==> flow/design.v <==
module router (
    input logic clk,
    input logic rst_n,
    input logic [3:0]  req_i,       
    input logic [31:0] data_n_i,
    input logic [31:0] data_s_i,
    input logic [31:0] data_e_i,
    input logic [31:0] data_w_i,
    input logic        yumi_i,     
    output logic [31:0] data_o,
    output logic        valid_o,
    output logic        busy_o
);
    logic [31:0] buffer [0:63];      
    logic [5:0]  write_ptr, read_ptr; 
    logic [6:0]  count;              
    logic write_en;
    logic read_en;
    assign write_en = (|req_i) && (count < 64);
    assign read_en  = (count > 0) && yumi_i;
    always_ff @(posedge clk or negedge rst_n) begin
        if (!rst_n) begin
            write_ptr <= 0;
            read_ptr  <= 0;
            count     <= 0;
            busy_o    <= 0;
            valid_o   <= 0;
            data_o    <= 0;
        end else begin
            if (write_en) begin
                if (req_i[0])      buffer[write_ptr] <= data_n_i;
                else if (req_i[1]) buffer[write_ptr] <= data_s_i;
                else if (req_i[2]) buffer[write_ptr] <= data_e_i;
                else if (req_i[3]) buffer[write_ptr] <= data_w_i;
                write_ptr <= write_ptr + 1;
            end
            if (read_en) begin
                data_o    <= buffer[read_ptr];
                valid_o   <= 1;
                read_ptr  <= read_ptr + 1;
            end else begin
                valid_o <= 0;
            end
            if (write_en && !read_en) begin
                count <= count + 1;           
            end 
            else if (!write_en && read_en) begin
                count <= count - 1;           
            end
            if (count >= 60) busy_o <= 1; 
            else             busy_o <= 0;
        end
    end
endmodule
Reports on router
What the tools print for router, step after step.
Line numbers count from 1 in the design file above.
Operators: Yosys type, input widths -> output width; for muxes data width and select width s.
Library cell names are shortened.
Not given: n/a
Design
  top: router
  clock: clk
  cell library: sky130hd
  corner: tt_025C_1v80

Word level
Source: Yosys, flattened and elaborated. Widths are those after wreduce. Registers that Yosys merges into a memory's read port (data or address) are not register bits. Print and check cells do not count.
Storage and ports
  register bits after elaboration: 2101
  bits of input ports: 135
  output and inout port bits: 34
  elaborated cells: 795
Cells by class
  add/subtract/negate cells: 4
  magnitude comparators: 3
  equality and inequality tests: 126
  muxes and demuxes: 517
  reduce/logical cells: 75
Operators with widths (count)
  $mux 32: 512
  $pmux 32 s64: 1
  $eq 6x6->1 const B: 64
  $reduce_and 4->1: 64
  $eq 6x5->1 const B: 32
  $eq 6x4->1 const B: 16
  $eq 6x3->1 const B: 8
  $eq 6x2->1 const B: 4
  $mux 7: 2
  $add 6x1->6 const B: 2
  $eq 6x1->1 const B: 2
  $logic_not 6->1: 2
  $add 7x1->7 const B: 1
  $sub 7x1->7 const B: 1
  $gt 7x1->1 const B: 1
  $ge 7x6->1 const B: 1
  $lt 7x7->1 const B: 1
  $logic_and 1x1->1: 4
  $reduce_bool 4->1: 1
  $reduce_or 4->1: 1
  $logic_not 1->1: 2
  $reduce_bool 2->1: 1
  $mux 1: 2

Logic depth
Longest topological path by Yosys (ltp), each cell counted once; first at word level (registers and memories cut), then after technology mapping (sequential cells cut; the memories' decode and read muxes count).
Logic depth
  depth after elaboration: 6
  ABC_AREA: 0
  depth in mapped cells: 14

Netlist
Source: synth_stat.txt of the flow (Yosys; design flattened, memories mapped). It holds for the ABC_AREA given above (unset counts as 0); a run with the other value may have another netlist.
The area totals of this step are shown rounded.
Mapped netlist
  mapped cells: 4481
  chip area (Yosys): 77870 um^2
  sequential area: 62830 um^2
  flip-flops: 2101
  buffers: 298
Cell types
  edfxtp_1: count 2048, total area 6.15E+04 um^2
  a22oi_1: count 802, total area 6.02E+03 um^2
  dfrtp_1: count 53, total area 1.33E+03 um^2
  nand4_1: count 167, total area 1.04E+03 um^2
  clkbuf_1: count 209, total area 784.502 um^2
  mux2i_1: count 78, total area 780.749 um^2
  nand2_1: count 191, total area 716.938 um^2
  nor2_1: count 164, total area 615.59 um^2
  a21oi_1: count 95, total area 475.456 um^2
  a22o_1: count 47, total area 411.645 um^2
  and3_1: count 57, total area 356.592 um^2
  and2_1: count 48, total area 300.288 um^2
  a222oi_1: count 29, total area 290.278 um^2
  o21ai_0: count 58, total area 290.278 um^2
  buf_2: count 53, total area 265.254 um^2
  nor4_1: count 33, total area 206.448 um^2
  ha_1: count 15, total area 187.68 um^2
  nand3_1: count 35, total area 175.168 um^2
Not listed: further types 42, cells in them 299.

Worst setup path after synthesis
Source: OpenSTA report_checks on the synthesized netlist (no wires, ideal clock, input and output delay 20% of the period each), path of least setup slack; recovery checks are left aside. Register names are those of the netlist, which keeps one name where synthesis merged equal registers.
Timing path after synthesis
  kind: input-to-reg
  start: in req_i[2]
  end: reg buffer[0][3]
  clock period: 5.0 ns
  input delay: 1.000 ns
  library setup time: 0.702 ns
  launch time at the first pin: 1.000 ns
  arrival: 4.501 ns
  required time: 4.298 ns
  setup slack: -0.203 ns
  delay of the path: 4.203 ns
  stages: 6
  period reached after synthesis: 5.203 ns
"delay of the path" is the arrival time less input delay plus setup time.
"stages": output pins that drive a net of the path, with the launching flip-flop's if there is one; two outputs of one cell count as two.
"period reached after synthesis" = period - worst setup slack (recovery checks aside). The figure is calculated, with input and output delays left at 20% of the set period.
Between the ends stands the longest chain of elaborated cells between them, by number of cells; it is not shown to be the way that was timed. Of several equally long chains one is given.
Each line given opens the expression or statement behind the cell; cells for indexed reads and writes are added by Yosys, which also makes memories of some case tables.
A register here has more assigning lines than the two given.
Ways into the end's enable are left out, as the timed path ends at the data pin.
On the way, after synthesis
  cell sequence: clkbuf_1 > buf_1 > mux2i_1 > nor2_1 > a21oi_1 > o21ai_0
  cells in the longest elaborated chain: 3
RTL lines, path after synthesis
  from (decl): line 4  | input logic [3:0]  req_i,
  $mux 32: line 33  | else if (req_i[2]) buffer[write_ptr] <= data_e_i;
  $mux 32: line 32  | else if (req_i[1]) buffer[write_ptr] <= data_s_i;
  $mux 32: line 31  | if (req_i[0])      buffer[write_ptr] <= data_n_i;
  to (assign): line 31
  to (assign): line 32
  to (decl): line 14  | logic [31:0] buffer [0:63];

Worst path after layout
Path of least setup slack in the final report of record 3 (OpenROAD, finished layout, wires in). Where an end is a register, its clock arrival counts in the times.
Timing path after layout
  kind: reg-to-reg
  start: reg read_ptr[1]
  end: reg data_o[5]
  clock period: 2.76 ns
  library setup time: 0.12 ns
  launch time at the first pin: 0.86 ns
  arrival: 3.75 ns
  required time: 3.51 ns
  setup slack: -0.24 ns
  stages: 15
Between the ends stands the longest chain of elaborated cells between them, by number of cells; it is not shown to be the way that was timed. Of several equally long chains one is given.
On the way, after layout
  cell sequence: dfrtp_1 > inv_2 > buf_6 > ha_4 > nor3b_2 > buf_4 > and2_4 > buf_12 > buf_16 > a22oi_2 > nand4_1 > nor4_2 > buf_4 > nand4_1 > a221o_1
  cells in the longest elaborated chain: 2
RTL lines, path after layout
  from (decl): line 15  | logic [5:0]  write_ptr, read_ptr;
  from (assign): line 24  | read_ptr  <= 0;
  from (assign): line 40  | read_ptr  <= read_ptr + 1;
  $eq 6x6->1: line 38  | data_o    <= buffer[read_ptr];
  $pmux 32 s64: line 38
  to (assign): line 28  | data_o    <= 0;
  to (assign): line 38
  to (decl): line 10  | output logic [31:0] data_o,

==> runs of router <==
3 stored runs of router in the flow (synthesis by Yosys, layout by OpenROAD, sky130hd cells), in arbitrary order. Constraints: input delay and output delay 20% of the set period each, output load 0.01 pF.
By "worst setup path time" is meant the share of the clock period that the worst setup path is allowed (20% is reserved at inputs, 20% at outputs), minus its slack. Clock arrival times at its registers enter into it.
"power" rests on the timing tool's default activity at the inputs, not on a simulated workload.
Measured values are rounded.

Record 1
==> flow/run.sh <==
#!/bin/bash
# the make line also repeats the synthesis and layout settings of config.mk as NAME=value (left out here)
make -C /OpenROAD-flow-scripts/flow DESIGN_CONFIG=/design/flow/config.mk WORK_HOME=/design/flow/orfs CLKGATE_MAP_FILE= finish
==> flow/config.mk <==
export PLATFORM = sky130hd
export DESIGN_NAME = router
export DESIGN_NICKNAME = router
export VERILOG_FILES = /design/flow/design.v
export SDC_FILE = /design/flow/constraint.sdc
export NUM_CORES = 4
export LEC_CHECK = 0
export CAP_MARGIN = 20
export CELL_PAD_IN_SITES_DETAIL_PLACEMENT = 2
export CORE_MARGIN = 2
export CORE_UTILIZATION = 58
export CTS_CLUSTER_SIZE = 24
export MAX_ROUTING_LAYER = met5
export PLACE_DENSITY_LB_ADDON = 0.2
export SETUP_SLACK_MARGIN = -0.41
export SLEW_MARGIN = 10
export TNS_END_PERCENT = 15
==> flow/constraint.sdc <==
create_clock -name core_clock -period 7.43 [get_ports {clk}]
set_input_delay 1.4860 -clock core_clock [delete_from_list [all_inputs] [get_ports {clk}]]
set_output_delay 1.4860 -clock core_clock [all_outputs]
set_load 0.01 [all_outputs]

==> results of record 1 <==
did not finish, placement stopped with DPL-0033

Record 2
==> flow/run.sh <==
#!/bin/bash
# the make line also repeats the synthesis and layout settings of config.mk as NAME=value (left out here)
make -C /OpenROAD-flow-scripts/flow DESIGN_CONFIG=/design/flow/config.mk WORK_HOME=/design/flow/orfs CLKGATE_MAP_FILE= finish
==> flow/config.mk <==
export PLATFORM = sky130hd
export DESIGN_NAME = router
export DESIGN_NICKNAME = router
export VERILOG_FILES = /design/flow/design.v
export SDC_FILE = /design/flow/constraint.sdc
export NUM_CORES = 4
export LEC_CHECK = 0
export ABC_AREA = 0
export CAP_MARGIN = 5
export CELL_PAD_IN_SITES_GLOBAL_PLACEMENT = 0
export CORE_ASPECT_RATIO = 1.53
export CORE_MARGIN = 10
export CORE_UTILIZATION = 34
export CTS_CLUSTER_DIAMETER = 380
export CTS_CLUSTER_SIZE = 40
export GPL_ROUTABILITY_DRIVEN = 0
export GPL_TIMING_DRIVEN = 0
export MIN_ROUTING_LAYER = met2
export SLEW_MARGIN = 40
export TNS_END_PERCENT = 60
==> flow/constraint.sdc <==
create_clock -name core_clock -period 2.85 [get_ports {clk}]
set_input_delay 0.5700 -clock core_clock [delete_from_list [all_inputs] [get_ports {clk}]]
set_output_delay 0.5700 -clock core_clock [all_outputs]
set_load 0.01 [all_outputs]

==> results of record 2 <==
did not finish, routing stopped with GRT-0232

Record 3
==> flow/run.sh <==
#!/bin/bash
# the make line also repeats the synthesis and layout settings of config.mk as NAME=value (left out here)
make -C /OpenROAD-flow-scripts/flow DESIGN_CONFIG=/design/flow/config.mk WORK_HOME=/design/flow/orfs CLKGATE_MAP_FILE= finish
==> flow/config.mk <==
export PLATFORM = sky130hd
export DESIGN_NAME = router
export DESIGN_NICKNAME = router
export VERILOG_FILES = /design/flow/design.v
export SDC_FILE = /design/flow/constraint.sdc
export NUM_CORES = 4
export LEC_CHECK = 0
export CAP_MARGIN = 20
export CELL_PAD_IN_SITES_DETAIL_PLACEMENT = 1
export CORE_MARGIN = 2
export CORE_UTILIZATION = 37
export CTS_CLUSTER_DIAMETER = 124
export PLACE_DENSITY_LB_ADDON = 0.01
export SLEW_MARGIN = 20
==> flow/constraint.sdc <==
create_clock -name core_clock -period 2.76 [get_ports {clk}]
set_input_delay 0.5520 -clock core_clock [delete_from_list [all_inputs] [get_ports {clk}]]
set_output_delay 0.5520 -clock core_clock [all_outputs]
set_load 0.01 [all_outputs]

==> results of record 3 <==
chip area after synthesis (Yosys): 77870 um^2
die area: 214100 um^2
utilization: 0.494
worst setup slack after layout: -0.240 ns
power: 89450 µW
worst setup path time: 3.00 ns
worst setup path kind: reg-to-reg
